==> flow/design.v <==
module axi4_slave #(
    parameter int          NUM_REGS   = 4     ,
    parameter integer      ID_WIDTH   = 4     ,
    parameter integer      ADDR_WIDTH = 32    ,
    parameter integer      DATA_WIDTH = 32    ,
    parameter logic [31:0] BASE_ADDR  = 32'h0
)(
    input  logic                     ACLK,
    input  logic                     ARESETN,
    input  logic [ID_WIDTH-1:0]       S_AXI_AWID     ,
    input  logic [ADDR_WIDTH-1:0]     S_AXI_AWADDR   ,
    input  logic [7:0]                S_AXI_AWLEN    ,
    input  logic [2:0]                S_AXI_AWSIZE   ,
    input  logic [1:0]                S_AXI_AWBURST  ,
    input  logic                      S_AXI_AWVALID  ,
    output logic                      S_AXI_AWREADY  ,
    input  logic [DATA_WIDTH-1:0]     S_AXI_WDATA    ,
    input  logic [(DATA_WIDTH/8)-1:0] S_AXI_WSTRB    ,
    input  logic                      S_AXI_WLAST    ,
    input  logic                      S_AXI_WVALID   ,
    output logic                      S_AXI_WREADY   ,
    output logic [ID_WIDTH-1:0]       S_AXI_BID      ,
    output logic [1:0]                S_AXI_BRESP    ,
    output logic                      S_AXI_BVALID   ,
    input  logic                      S_AXI_BREADY   ,
    input  logic [ID_WIDTH-1:0  ]     S_AXI_ARID     ,
    input  logic [ADDR_WIDTH-1:0]     S_AXI_ARADDR   ,
    input  logic [7:0]                S_AXI_ARLEN    ,
    input  logic [2:0]                S_AXI_ARSIZE   ,
    input  logic [1:0]                S_AXI_ARBURST  ,
    input  logic                      S_AXI_ARVALID  ,
    output logic                      S_AXI_ARREADY  ,
    output logic [ID_WIDTH-1:0  ]     S_AXI_RID      ,
    output logic [DATA_WIDTH-1:0]     S_AXI_RDATA    ,
    output logic [1:0]                S_AXI_RRESP    ,
    output logic                      S_AXI_RLAST    ,
    output logic                      S_AXI_RVALID   ,
    input  logic                      S_AXI_RREADY   ,
    output logic                      write_en        ,
    output logic                      read_en
);
localparam ADDR_LSB     = $clog2(DATA_WIDTH / 8);
localparam ADDR_INDEX_W = $clog2(NUM_REGS);
logic [DATA_WIDTH-1:0] regfile [NUM_REGS-1:0];  
logic [ADDR_INDEX_W-1:0] write_ptr;
typedef enum logic [1:0] {
    WR_IDLE,     
    WR_WAIT,     
    WR_DATA,     
    WR_RESP      
} wr_state_t;
wr_state_t wr_state, wr_next;
logic awc_hs, wc_hs; 
logic [ADDR_WIDTH-1:0]      addr_latch     ;
logic [ID_WIDTH-1:0]        awid_latch     ;
logic [7:0]  awlen_latch    ;
logic [2:0]  awsize_latch   ;
logic [1:0]  awburst_latch  ;
logic [DATA_WIDTH-1:0]      wdata_latch    ; 
logic [(DATA_WIDTH/8)-1:0]  wstrb_latch    ;
logic                       wlast_latch    ;
logic [ADDR_WIDTH-1:0]      awaddr_latch   ;
logic [11:0] wr_transfer_size, wr_wrap_start, wr_transfer_size_latch, wr_wrap_start_latch, wr_wrap_end, wr_wrap_end_latch;
assign wr_transfer_size = (awlen_latch + 1)*(2**awsize_latch);
assign wr_wrap_start    = (S_AXI_AWADDR/ wr_transfer_size) * wr_transfer_size;
assign wr_wrap_end      = wr_wrap_start + wr_transfer_size;
logic [7:0] wr_beat_count;  
logic awaddr_err, wstrb_err, wr_burst_err;
always_comb begin
    wr_next = wr_state;  
    case(wr_state)
        WR_IDLE : if (S_AXI_AWVALID || S_AXI_WVALID)                          wr_next = WR_WAIT;
        WR_WAIT : if (awc_hs && wc_hs)                                        wr_next = WR_DATA;
        WR_DATA : if (S_AXI_WLAST || wstrb_err || awaddr_err || wr_burst_err) wr_next = WR_RESP;
        WR_RESP : if (S_AXI_BREADY)                                           wr_next = WR_IDLE;
    endcase
end
always_ff @(posedge ACLK or negedge ARESETN) begin
    if (!ARESETN)
        wr_state <= WR_IDLE;
    else
        wr_state <= wr_next;
end
always_ff @(posedge ACLK or negedge ARESETN) begin
    if (!ARESETN) begin
        S_AXI_AWREADY          <=  0    ;
        awc_hs                 <= '0    ;
        awid_latch             <= '0    ;
        awlen_latch            <= '0    ;
        awsize_latch           <= '0    ;
        awburst_latch          <= '0    ;
        awaddr_err             <= '0    ;
        wr_burst_err           <= '0    ;
        S_AXI_WREADY           <=  0    ;
        wr_beat_count          <=  0    ;
        write_ptr              <= '0    ;  
        wc_hs                  <= '0    ;
        wr_transfer_size_latch <= '0    ;
        wr_wrap_start_latch    <= '0    ;
        wr_wrap_end_latch      <= '0    ;
        wstrb_err              <= '0    ;
        S_AXI_BID              <= '0    ;
        S_AXI_BVALID           <= '0    ;
        S_AXI_BRESP            <= 2'b00 ;
        for (int r = 0; r < NUM_REGS; r++)
            regfile[r]         <= '0    ;
    end
    else begin
        case(wr_state)
            WR_IDLE: begin
                S_AXI_AWREADY          <= '0;
                S_AXI_WREADY           <= '0;
                awc_hs                 <= '0;
                awid_latch             <= '0;
                awlen_latch            <= '0;
                awsize_latch           <= '0;
                awburst_latch          <= '0;
                write_ptr              <= '0;
                wr_transfer_size_latch <= '0;
                wr_wrap_start_latch    <= '0;
                wr_wrap_end_latch      <= '0;
                S_AXI_BID              <= '0;
                S_AXI_BRESP            <= '0;
                S_AXI_BVALID           <= '0;
                awaddr_err             <= '0;
                wr_burst_err           <= '0;
                wstrb_err              <= '0;
            end
            WR_WAIT: begin
                if(S_AXI_AWVALID) begin
                    S_AXI_AWREADY          <= 1'b1              ;
                    awc_hs                 <= 1'b1              ;
                    awid_latch             <= S_AXI_AWID        ;
                    awlen_latch            <= S_AXI_AWLEN       ;
                    awsize_latch           <= S_AXI_AWSIZE      ;
                    awburst_latch          <= S_AXI_AWBURST     ;
                    awaddr_latch           <= S_AXI_AWADDR      ;
                    write_ptr              <= S_AXI_AWADDR[4:2] ;
                    wr_transfer_size_latch <= wr_transfer_size  ;
                    wr_wrap_start_latch    <= wr_wrap_start     ;
                    wr_wrap_end_latch      <= wr_wrap_end       ;
                end
                S_AXI_WREADY <= 1'b1;
                if(S_AXI_WVALID) begin
                    wc_hs        <= 1'b1;
                end
            end
            WR_DATA: begin
                S_AXI_AWREADY <= 1'b0;  
                if(!(wstrb_err || awaddr_err || wr_burst_err) && wr_beat_count < awlen_latch + 1) begin
                    for (int i = 0; i < DATA_WIDTH/8; i++) begin
                        if (S_AXI_WSTRB[i])
                            regfile[write_ptr][8*i +: 8] <= S_AXI_WDATA[8*i +: 8];
                    end
                    wr_beat_count <= wr_beat_count + 1;
                    case(awburst_latch)  
                        2'b00: write_ptr <= write_ptr;       
                        2'b01: begin
                            if(write_ptr >= awlen_latch) begin
                                awaddr_err <= 1'b1;
                            end
                            else begin
                                write_ptr <= write_ptr + 1;   
                            end
                        end
                        2'b10: begin                         
                            if (write_ptr + 1 == wr_wrap_end_latch) begin
                                write_ptr <= wr_wrap_start_latch;
                            end
                            else begin
                                write_ptr <= write_ptr + 1;
                            end
                        end
                        2'b11:  wr_burst_err <= 1'b1;   
                    endcase
                end
                if(S_AXI_WSTRB == '0) begin
                    wstrb_err <= 1'b1;
                end
                if (wr_beat_count == 0) begin
                    if(!(awaddr_latch[1:0] == 2'b00)) begin
                        awaddr_err <= 1'b1;
                    end
                end
                if(wr_beat_count > 0) begin
                    if (write_ptr < awaddr_latch[ADDR_LSB +: ADDR_INDEX_W] || write_ptr > awaddr_latch[ADDR_LSB +: ADDR_INDEX_W] + (1 << ADDR_INDEX_W) - 1) begin
                        awaddr_err <=1'b1;
                    end
                end
            end
            WR_RESP: begin
                wr_beat_count <= '0;
                S_AXI_WREADY  <= 1'b0;
                S_AXI_BVALID  <= 1'b1;
                S_AXI_BID     <= awid_latch;
                S_AXI_BRESP  <= (awaddr_err)                ? 2'b11 :   
                                (wstrb_err || wr_burst_err) ? 2'b10 :   
                                                              2'b00 ;   
                if (S_AXI_BREADY && S_AXI_BVALID) begin
                    awc_hs        <= 1'b0;
                    wc_hs         <= 1'b0;
                    S_AXI_BVALID  <= 1'b0;
                    write_ptr     <= '0;
                end
            end
        endcase
    end
end
typedef enum logic [1:0] {
    RD_IDLE,     
    RD_WAIT,     
    RD_DATA      
} rd_state_t;
rd_state_t rd_state, rd_next;
logic ar_hs;
logic [7:0] rd_beat_count;
logic ar_err, r_burst_err;
always_comb begin
    rd_next = rd_state;
    case(rd_state)
        RD_IDLE: if (S_AXI_ARVALID)                               rd_next = RD_WAIT;
        RD_WAIT: if (ar_hs )                                      rd_next = RD_DATA;
        RD_DATA: if (rd_beat_count == 0 || ar_err || r_burst_err) rd_next = RD_IDLE;
    endcase
end
always_ff @(posedge ACLK or negedge ARESETN) begin
    if(!ARESETN) begin
        rd_state <= RD_IDLE;
    end
    else begin
        rd_state <= rd_next;
    end
end
logic [ADDR_INDEX_W-1:0] read_ptr;
logic [ADDR_WIDTH-1:0]  arid_latch    ;
logic [7:0]             arlen_latch   ;
logic [2:0]             arsize_latch  ;
logic [ADDR_WIDTH-1:0]  araddr_latch  ;
logic [1:0]             arburst_latch ;
logic                   rd_complete   ;
logic [11:0] rd_transfer_size, rd_wrap_start, rd_transfer_size_latch, rd_wrap_start_latch, rd_wrap_end, rd_wrap_end_latch;
assign rd_transfer_size = (arlen_latch + 1)*(2**arsize_latch);
assign rd_wrap_start    = (S_AXI_ARADDR/ rd_transfer_size) * rd_transfer_size;
assign rd_wrap_end      = rd_wrap_start + rd_transfer_size;
always_ff @(posedge ACLK or negedge ARESETN) begin
    if(!ARESETN) begin
        S_AXI_ARREADY <=  0   ;
        S_AXI_RID     <= '0   ;
        S_AXI_RDATA   <= '0   ;
        S_AXI_RRESP   <= 2'b00;
        S_AXI_RLAST   <=  0   ;
        S_AXI_RVALID  <=  0   ;
        read_ptr      <= '0   ;
        ar_hs         <=  0   ;
    end
    else begin
        case(rd_state)
            RD_IDLE: begin
                S_AXI_ARREADY          <=  0;
                S_AXI_RLAST            <=  0;
                S_AXI_RVALID           <=  0;
                ar_hs                  <=  0;
                arid_latch             <= '0;
                arlen_latch            <= '0;
                arsize_latch           <= '0;
                araddr_latch           <= '0;
                r_burst_err            <= '0;
                ar_err                 <= '0;
                arburst_latch          <= '0;
                read_ptr               <= '0;
                rd_beat_count          <= '0;
                rd_transfer_size_latch <= '0;
                rd_wrap_start_latch    <= '0;
                rd_wrap_end_latch      <= '0;
            end
            RD_WAIT: begin
                S_AXI_ARREADY          <= 1'b1              ;
                ar_hs                  <= 1'b1              ;
                arid_latch             <= S_AXI_ARID        ;
                arlen_latch            <= S_AXI_ARLEN       ;
                araddr_latch           <= S_AXI_ARADDR      ;
                arsize_latch           <= S_AXI_ARSIZE      ;
                arburst_latch          <= S_AXI_ARBURST     ;
                read_ptr               <= S_AXI_ARADDR[4:2] ;
                rd_beat_count          <= arlen_latch + 1   ;
                rd_transfer_size_latch <= rd_transfer_size  ;
                rd_wrap_start_latch    <= rd_wrap_start     ;   
                rd_wrap_end_latch      <= rd_wrap_end       ;
            end
            RD_DATA: begin
                S_AXI_ARREADY          <= 1'b0;
                if (rd_beat_count == arlen_latch + 1 && !(araddr_latch[1:0] == 2'b00)) begin
                    ar_err <= 1'b1;
                    if (S_AXI_RREADY) begin
                        S_AXI_RVALID <= 1'b1;
                        S_AXI_RLAST  <= 1'b1;
                        S_AXI_RID    <= arid_latch;
                        S_AXI_RRESP  <= 2'b11;
                    end
                end
                else if (rd_beat_count == arlen_latch && (read_ptr < araddr_latch[4:2] || read_ptr > araddr_latch[4:2] + 7)) begin
                    ar_err <= 1'b1;
                    if (S_AXI_RREADY) begin
                        S_AXI_RVALID <= 1'b1;
                        S_AXI_RLAST  <= 1'b1;
                        S_AXI_RID    <= arid_latch;
                        S_AXI_RRESP  <= 2'b11;
                    end
                end
                else if (arburst_latch == 2'b11) begin
                    r_burst_err <= 1'b1;
                    if (S_AXI_RREADY) begin
                        S_AXI_RVALID <= 1'b1;
                        S_AXI_RLAST  <= 1'b1;
                        S_AXI_RID    <= arid_latch;
                        S_AXI_RRESP  <= 2'b01;
                    end
                end
                else begin
                    if(rd_beat_count > 1 && S_AXI_RREADY) begin
                        S_AXI_RVALID <= 1'b1;
                        S_AXI_RDATA  <= regfile[read_ptr];
                        S_AXI_RID    <= arid_latch;
                        case(arburst_latch)
                            2'b00: read_ptr <= read_ptr;         
                            2'b01: 
                                if(read_ptr >= arlen_latch) begin
                                    ar_err <= 1'b1;
                                end
                                else begin 
                                read_ptr <= read_ptr + 1;     
                                end
                            2'b10:                               
                                if (read_ptr + 1 == rd_wrap_end_latch) begin
                                    read_ptr <= rd_wrap_start_latch;
                                end
                                else begin
                                    read_ptr <= read_ptr + 1;
                                end
                        endcase
                        rd_beat_count <= rd_beat_count - 1;
                    end
                    else if (rd_beat_count == 1 && S_AXI_RREADY) begin
                        S_AXI_RVALID <= 1'b1;
                        S_AXI_RLAST  <= 1'b1;
                        S_AXI_RDATA  <= regfile[read_ptr];
                        S_AXI_RID    <= arid_latch;
                        S_AXI_RRESP  <= (ar_err)      ? 2'b11 :   
                                        (r_burst_err) ? 2'b10 :   
                                                        2'b00 ;   
                        rd_beat_count <= 0;
                    end
                end
            end
        endcase
    end
end
assign write_en = awc_hs && wc_hs;
assign read_en  = ar_hs;
endmodule
## Tool chain data of axi4_slave

The steps from the RTL of axi4_slave to its reports follow in flow order.
Line numbers count from 1 in the design file above.
Library cell names are shortened.
The mark - stands for no value.

| inputs | value |
|---|---|
| design top | axi4_slave |
| clock | ACLK |
| library | sky130hd |
| corner | tt_025C_1v80 |

## Elaborated design

Yosys after proc, flatten, opt, wreduce and memory -nomap, before mapping. Print and check cells are not counted.

| bit counts | value |
|---|---|
| flip-flop bits (word level) | 281 |
| latch bits | 0 |
| memory bits (writable) | 0 |
| memory bits (read-only) | 0 |
| clocked read ports x word width | 0 |
| memory cells | 0 |
| input bits | 142 |
| output and inout port bits | 52 |
| cells after elaboration | 346 |

| operators by class | value |
|---|---|
| add/sub/neg operators | 11 |
| multipliers | 4 |
| div/mod/pow operators | 2 |
| magnitude comparators | 9 |
| equal/unequal tests | 54 |
| shift-type cells | 2 |
| mux-type cells | 121 |
| bitwise operators | 3 |
| reduce/logical cells | 85 |

Operators by type and width:

| cell | count |
|---|---|
| multiplier 32 x 32 -> 12 bit | 2 |
| divider 32 x 12 -> 32 bit | 2 |
| multiplier 32 x 12 -> 12 bit | 2 |
| parallel mux 32 bit (select 4 bit) | 1 |
| AND reduction 4 bit | 19 |
| left shift 1 x 3 -> 32 bit (first input constant) | 2 |
| equality test 32 x 12 -> 1 bit | 2 |
| 2-to-1 mux 32 bit | 2 |
| 2-to-1 mux 2 bit | 31 |
| 2-to-1 mux 8 bit | 7 |
| parallel mux 12 bit (select 2 bit) | 2 |
| parallel mux 8 bit (select 2 bit) | 3 |
| inequality test 2 bit (second input constant) | 18 |
| 2-to-1 mux 1 bit | 34 |
| > comparator 2 x 32 -> 1 bit | 1 |
| parallel mux 2 bit (select 2 bit) | 7 |
| 2-to-1 mux 4 bit | 7 |
| parallel mux 1 bit (select 2 bit) | 13 |
| adder 12 bit | 2 |
| inequality test 4 bit (second input constant) | 6 |
| parallel mux 8 bit (select 3 bit) | 1 |
| parallel mux 4 bit (select 2 bit) | 3 |
| equality test 2 bit (second input constant) | 11 |
| nonzero test 2 bit | 11 |
| AND reduction 6 bit | 3 |
| adder 8 x 1 -> 9 bit (second input constant) | 2 |
| greater-or-equal comparator 2 x 8 -> 1 bit | 2 |
| > comparator 8 x 1 -> 1 bit (second input constant) | 2 |

Other operator kinds: 39; their cells: 93.

## Logic depth

Longest topological path by Yosys (ltp), each cell counted once; first at word level (registers and memories cut), then after technology mapping (sequential cells cut; the memories' decode and read muxes count).

| logic depth | value |
|---|---|
| depth in word-level cells | 10 |
| ABC_AREA | 0 |
| depth in mapped cells | 550 |
| mapped depth without buffers | 511 |

## After synthesis

Source: synth_stat.txt of the flow (Yosys; design flattened, memories mapped). It holds for the ABC_AREA given above (unset counts as 0); a run with the other value may have another netlist.
Totals and module areas in this step are rounded.

Cells by type:

| cell | count | area in all (µm²) |
|---|---|---|
| ha_1 | 793 | 9.92E+03 |
| dfrtp_1 | 232 | 5.81E+03 |
| o21a_1 | 433 | 3.25E+03 |
| fa_1 | 150 | 3002.88 |
| mux2_2 | 258 | 2.91E+03 |
| nand2_1 | 741 | 2.78E+03 |
| nor2_1 | 731 | 2.74E+03 |
| nor3_1 | 488 | 2.44E+03 |
| xnor2_1 | 272 | 2.38E+03 |
| a21oi_1 | 461 | 2.31E+03 |
| o31ai_1 | 224 | 1.68E+03 |
| o21ai_0 | 312 | 1.56E+03 |
| edfxtp_1 | 50 | 1501.44 |
| inv_1 | 395 | 1.48E+03 |
| xor2_1 | 125 | 1094.8 |
| a21o_1 | 128 | 960.922 |
| nand3_1 | 167 | 835.802 |
| clkbuf_1 | 213 | 799.517 |

Other cell types: 123; their cells: 1834.

| synthesis totals | value |
|---|---|
| cells in the netlist | 8007 |
| synthesis area | 61410 µm² |
| sequential area | 7360 µm² |
| flip-flops | 284 |
| buffer cells | 287 |

## Timing after synthesis

OpenSTA on the mapped netlist: ideal clock, no wires. The path of least setup slack (recovery checks aside). Input and output delay are each 20% of the period. Register names are those of the netlist, which keeps one name where synthesis merged equal registers.

| timing post-synthesis | value |
|---|---|
| path kind | input -> register |
| from | input S_AXI_ARADDR[31] |
| to | register rd_wrap_end_latch[11] |
| period | 200.0 ns |
| external input delay | 40.000 ns |
| library setup time | 0.267 ns |
| launch time at the first pin | 40.000 ns |
| data arrival time | 138.168 ns |
| required time | 199.733 ns |
| slack | 61.565 ns |
| delay of the path | 98.435 ns |
| stages on the path | 505 |
| path buffers | 44 |
| synthesis period reached | 138.435 ns |

"delay of the path" = arrival - input delay + setup time.
"stages on the path" counts driving pins, that of a launching flip-flop among them; a cell with two outputs on the path counts twice.
"synthesis period reached" = period - worst setup slack (recovery checks aside). The figure is calculated, with input and output delays left at 20% of the set period.
Between the ends stands the longest chain of elaborated cells between them, by number of cells; it is not shown to be the way that was timed. Of several equally long chains one is given.
A line is the first line of the expression or statement that the cell stems from. Yosys adds cells for indexed reads and writes and turns some case tables into memories.

| on the way, post-synthesis | value |
|---|---|
| path through | ha_1 a21oi_1 ha_1 o21a_1 o21ai_0 nor3_1 mux2i_1 ha_1 o21a_1 o21ai_0 a21oi_1 nand2_1 nand2_1 o21ai_0 ha_1 o21a_1 o21a_1 o21a_1 [469 not listed] inv_1 o21bai_1 a21oi_1 xnor2_1 xnor2_1 xnor2_1 xnor2_1 xnor2_1 xor2_1 xnor2_1 xnor2_1 xnor2_1 xnor2_1 xnor2_1 xnor2_1 xnor2_1 nand2b_1 mux2i_1 |
| length of the longest elaborated chain | 4 |
| elaborated cells on any way between the ends | 4 |
| RTL lines with such cells | 3 |
| classes of those cells | add/sub: 1; mul: 1; div: 1; mux: 1 |

Ends and longest elaborated chain, post-synthesis:

| element | line | RTL |
|---|---|---|
| start, declared | 27 | `input  logic [ADDR_WIDTH-1:0]     S_AXI_ARADDR   ,` |
| divider 32 x 12 -> 32 bit | 243 | `assign rd_wrap_start    = (S_AXI_ARADDR/ rd_transfer_size) * rd_transfer_size;` |
| multiplier 32 x 12 -> 12 bit | 243 |  |
| adder 12 bit | 244 | `assign rd_wrap_end      = rd_wrap_start + rd_transfer_size;` |
| parallel mux 12 bit (select 2 bit) | 257 | `case(rd_state)` |
| end, assigned | 274 | `rd_wrap_end_latch      <= '0;` |
| end, assigned | 288 | `rd_wrap_end_latch      <= rd_wrap_end       ;` |
| end, declared | 241 | `logic [11:0] rd_transfer_size, rd_wrap_start, rd_transfer_size_latch, rd_wrap_start_latch, rd_wrap_end, rd_wra ...` |

## Path in the finished layout

From the final timing report of run 1: the path of least setup slack in the routed layout; clock arrival at registers is part of the times.

| timing post-layout | value |
|---|---|
| path kind | input -> register |
| from | input S_AXI_AWADDR[31] |
| to | register wr_wrap_end_latch[11] |
| period | 269.0 ns |
| external input delay | 53.80 ns |
| library setup time | 0.12 ns |
| launch time at the first pin | 53.80 ns |
| data arrival time | 166.34 ns |
| required time | 269.45 ns |
| slack | 103.11 ns |
| stages on the path | 453 |
| path buffers | 5 |

Between the ends stands the longest chain of elaborated cells between them, by number of cells; it is not shown to be the way that was timed. Of several equally long chains one is given.
At most two assigning lines are given for a register; there are more.

| on the way, post-layout | value |
|---|---|
| path through | clkdlybuf4s50_1 ha_1 o21ai_0 nor3_1 a31oi_1 a31oi_1 ha_1 o21ai_0 nand2b_1 o21ai_0 nor2_1 o22ai_1 ha_1 o21a_1 o21ai_0 or3_1 o31ai_1 a22o_1 [417 not listed] inv_1 o21bai_1 a21oi_1 xnor2_1 xnor2_1 xnor2_1 xnor2_1 xnor2_1 xnor2_1 xnor2_1 xnor2_1 xnor2_1 xnor2_1 xnor2_1 xnor2_1 xnor2_1 xor2_1 o21ai_1 |
| length of the longest elaborated chain | 5 |
| elaborated cells on any way between the ends | 5 |
| RTL lines with such cells | 4 |
| classes of those cells | add/sub: 1; mul: 1; div: 1; mux: 2 |

Ends and longest elaborated chain, post-layout:

| element | line | RTL |
|---|---|---|
| start, declared | 11 | `input  logic [ADDR_WIDTH-1:0]     S_AXI_AWADDR   ,` |
| divider 32 x 12 -> 32 bit | 65 | `assign wr_wrap_start    = (S_AXI_AWADDR/ wr_transfer_size) * wr_transfer_size;` |
| multiplier 32 x 12 -> 12 bit | 65 |  |
| adder 12 bit | 66 | `assign wr_wrap_end      = wr_wrap_start + wr_transfer_size;` |
| 2-to-1 mux 12 bit | 130 | `if(S_AXI_AWVALID) begin` |
| parallel mux 12 bit (select 2 bit) | 109 | `case(wr_state)` |
| end, assigned | 100 | `wr_wrap_end_latch      <= '0    ;` |
| end, assigned | 141 | `wr_wrap_end_latch      <= wr_wrap_end       ;` |
| end, declared | 63 | `logic [11:0] wr_transfer_size, wr_wrap_start, wr_transfer_size_latch, wr_wrap_start_latch, wr_wrap_end, wr_wra ...` |

Memo
Re: implementation data of axi4_slave

3 stored runs of axi4_slave in the flow (synthesis by Yosys, layout by OpenROAD, sky130hd cells), in arbitrary order. Constraints: input delay and output delay 20% of the set period each, output load 0.01 pF.
"clock period achieved" is the run's clock period less its worst setup slack. It is reckoned from that one timing run; input and output delays stay at 20% of the period that was set.
"critical setup path time" is the time allowed to the run's worst setup path (the clock period less input and output delay, where it has them) less its slack. Clock arrival times count: a late capture clock shortens it, a late launch clock lengthens it.
Values from the reports are rounded here.

## Run 1

==> flow/run.sh <==
#!/bin/bash
# the make line also repeats the synthesis and layout settings of config.mk as NAME=value (left out here)
make -C /OpenROAD-flow-scripts/flow DESIGN_CONFIG=/design/flow/config.mk WORK_HOME=/design/flow/orfs CLKGATE_MAP_FILE= finish
==> flow/config.mk <==
export PLATFORM = sky130hd
export DESIGN_NAME = axi4_slave
export DESIGN_NICKNAME = axi4_slave
export VERILOG_FILES = /design/flow/design.v
export SDC_FILE = /design/flow/constraint.sdc
export NUM_CORES = 4
export LEC_CHECK = 0
export CAP_MARGIN = 20
export CORE_MARGIN = 2
export CORE_UTILIZATION = 40
export PLACE_DENSITY = 0.6
export SLEW_MARGIN = 20
==> flow/constraint.sdc <==
create_clock -name core_clock -period 269.0 [get_ports {ACLK}]
set_input_delay 53.8000 -clock core_clock [delete_from_list [all_inputs] [get_ports {ACLK}]]
set_output_delay 53.8000 -clock core_clock [all_outputs]
set_load 0.01 [all_outputs]

| result of run 1 | value |
|---|---|
| clock period achieved | 165.894 ns |
| standard-cell area after routing | 66380 µm² |
| setup total negative slack | 0.000 ns |
| lowest hold slack | 0.475 ns |
| die size | 156700 µm² |
| utilization | 43.6 % |
| post-synthesis cell area | 61410 µm² |
| critical setup path time | 112.09 ns |
| worst setup path kind | input -> register |
| worst slack on setup checks | 103.1 ns |

## Run 2

==> flow/run.sh <==
#!/bin/bash
# the make line also repeats the synthesis and layout settings of config.mk as NAME=value (left out here)
make -C /OpenROAD-flow-scripts/flow DESIGN_CONFIG=/design/flow/config.mk WORK_HOME=/design/flow/orfs CLKGATE_MAP_FILE= finish
==> flow/config.mk <==
export PLATFORM = sky130hd
export DESIGN_NAME = axi4_slave
export DESIGN_NICKNAME = axi4_slave
export VERILOG_FILES = /design/flow/design.v
export SDC_FILE = /design/flow/constraint.sdc
export NUM_CORES = 4
export LEC_CHECK = 0
export CAP_MARGIN = 20
export CORE_MARGIN = 2
export CORE_UTILIZATION = 40
export PLACE_DENSITY = 0.6
export SLEW_MARGIN = 20
==> flow/constraint.sdc <==
create_clock -name core_clock -period 155.0 [get_ports {ACLK}]
set_input_delay 31.0000 -clock core_clock [delete_from_list [all_inputs] [get_ports {ACLK}]]
set_output_delay 31.0000 -clock core_clock [all_outputs]
set_load 0.01 [all_outputs]

| result of run 2 | value |
|---|---|
| clock period achieved | 142.647 ns |
| standard-cell area after routing | 66370 µm² |
| setup total negative slack | 0.000 ns |
| lowest hold slack | 0.480 ns |
| die size | 156700 µm² |
| utilization | 43.6 % |
| post-synthesis cell area | 61410 µm² |
| critical setup path time | 111.65 ns |
| worst setup path kind | input -> register |
| worst slack on setup checks | 12.35 ns |

## Run 3

==> flow/run.sh <==
#!/bin/bash
# the make line also repeats the synthesis and layout settings of config.mk as NAME=value (left out here)
make -C /OpenROAD-flow-scripts/flow DESIGN_CONFIG=/design/flow/config.mk WORK_HOME=/design/flow/orfs CLKGATE_MAP_FILE= finish
==> flow/config.mk <==
export PLATFORM = sky130hd
export DESIGN_NAME = axi4_slave
export DESIGN_NICKNAME = axi4_slave
export VERILOG_FILES = /design/flow/design.v
export SDC_FILE = /design/flow/constraint.sdc
export NUM_CORES = 4
export LEC_CHECK = 0
export CAP_MARGIN = 35
export CORE_ASPECT_RATIO = 1.78
export CORE_MARGIN = 2
export CORE_UTILIZATION = 71
export CTS_CLUSTER_DIAMETER = 392
export GPL_ROUTABILITY_DRIVEN = 1
export GPL_TIMING_DRIVEN = 1
export MIN_ROUTING_LAYER = met1
export PLACE_DENSITY = 0.6
export SETUP_SLACK_MARGIN = -2.0
export SLEW_MARGIN = 10
==> flow/constraint.sdc <==
create_clock -name core_clock -period 141.0 [get_ports {ACLK}]
set_input_delay 28.2000 -clock core_clock [delete_from_list [all_inputs] [get_ports {ACLK}]]
set_output_delay 28.2000 -clock core_clock [all_outputs]
set_load 0.01 [all_outputs]

| result of run 3 | value |
|---|---|
| clock period achieved | 136.148 ns |
| standard-cell area after routing | 65470 µm² |
| setup total negative slack | 0.000 ns |
| lowest hold slack | 0.484 ns |
| die size | 88960 µm² |
| utilization | 76.5 % |
| post-synthesis cell area | 61410 µm² |
| critical setup path time | 107.95 ns |
| worst setup path kind | input -> register |
| worst slack on setup checks | 4.852 ns |
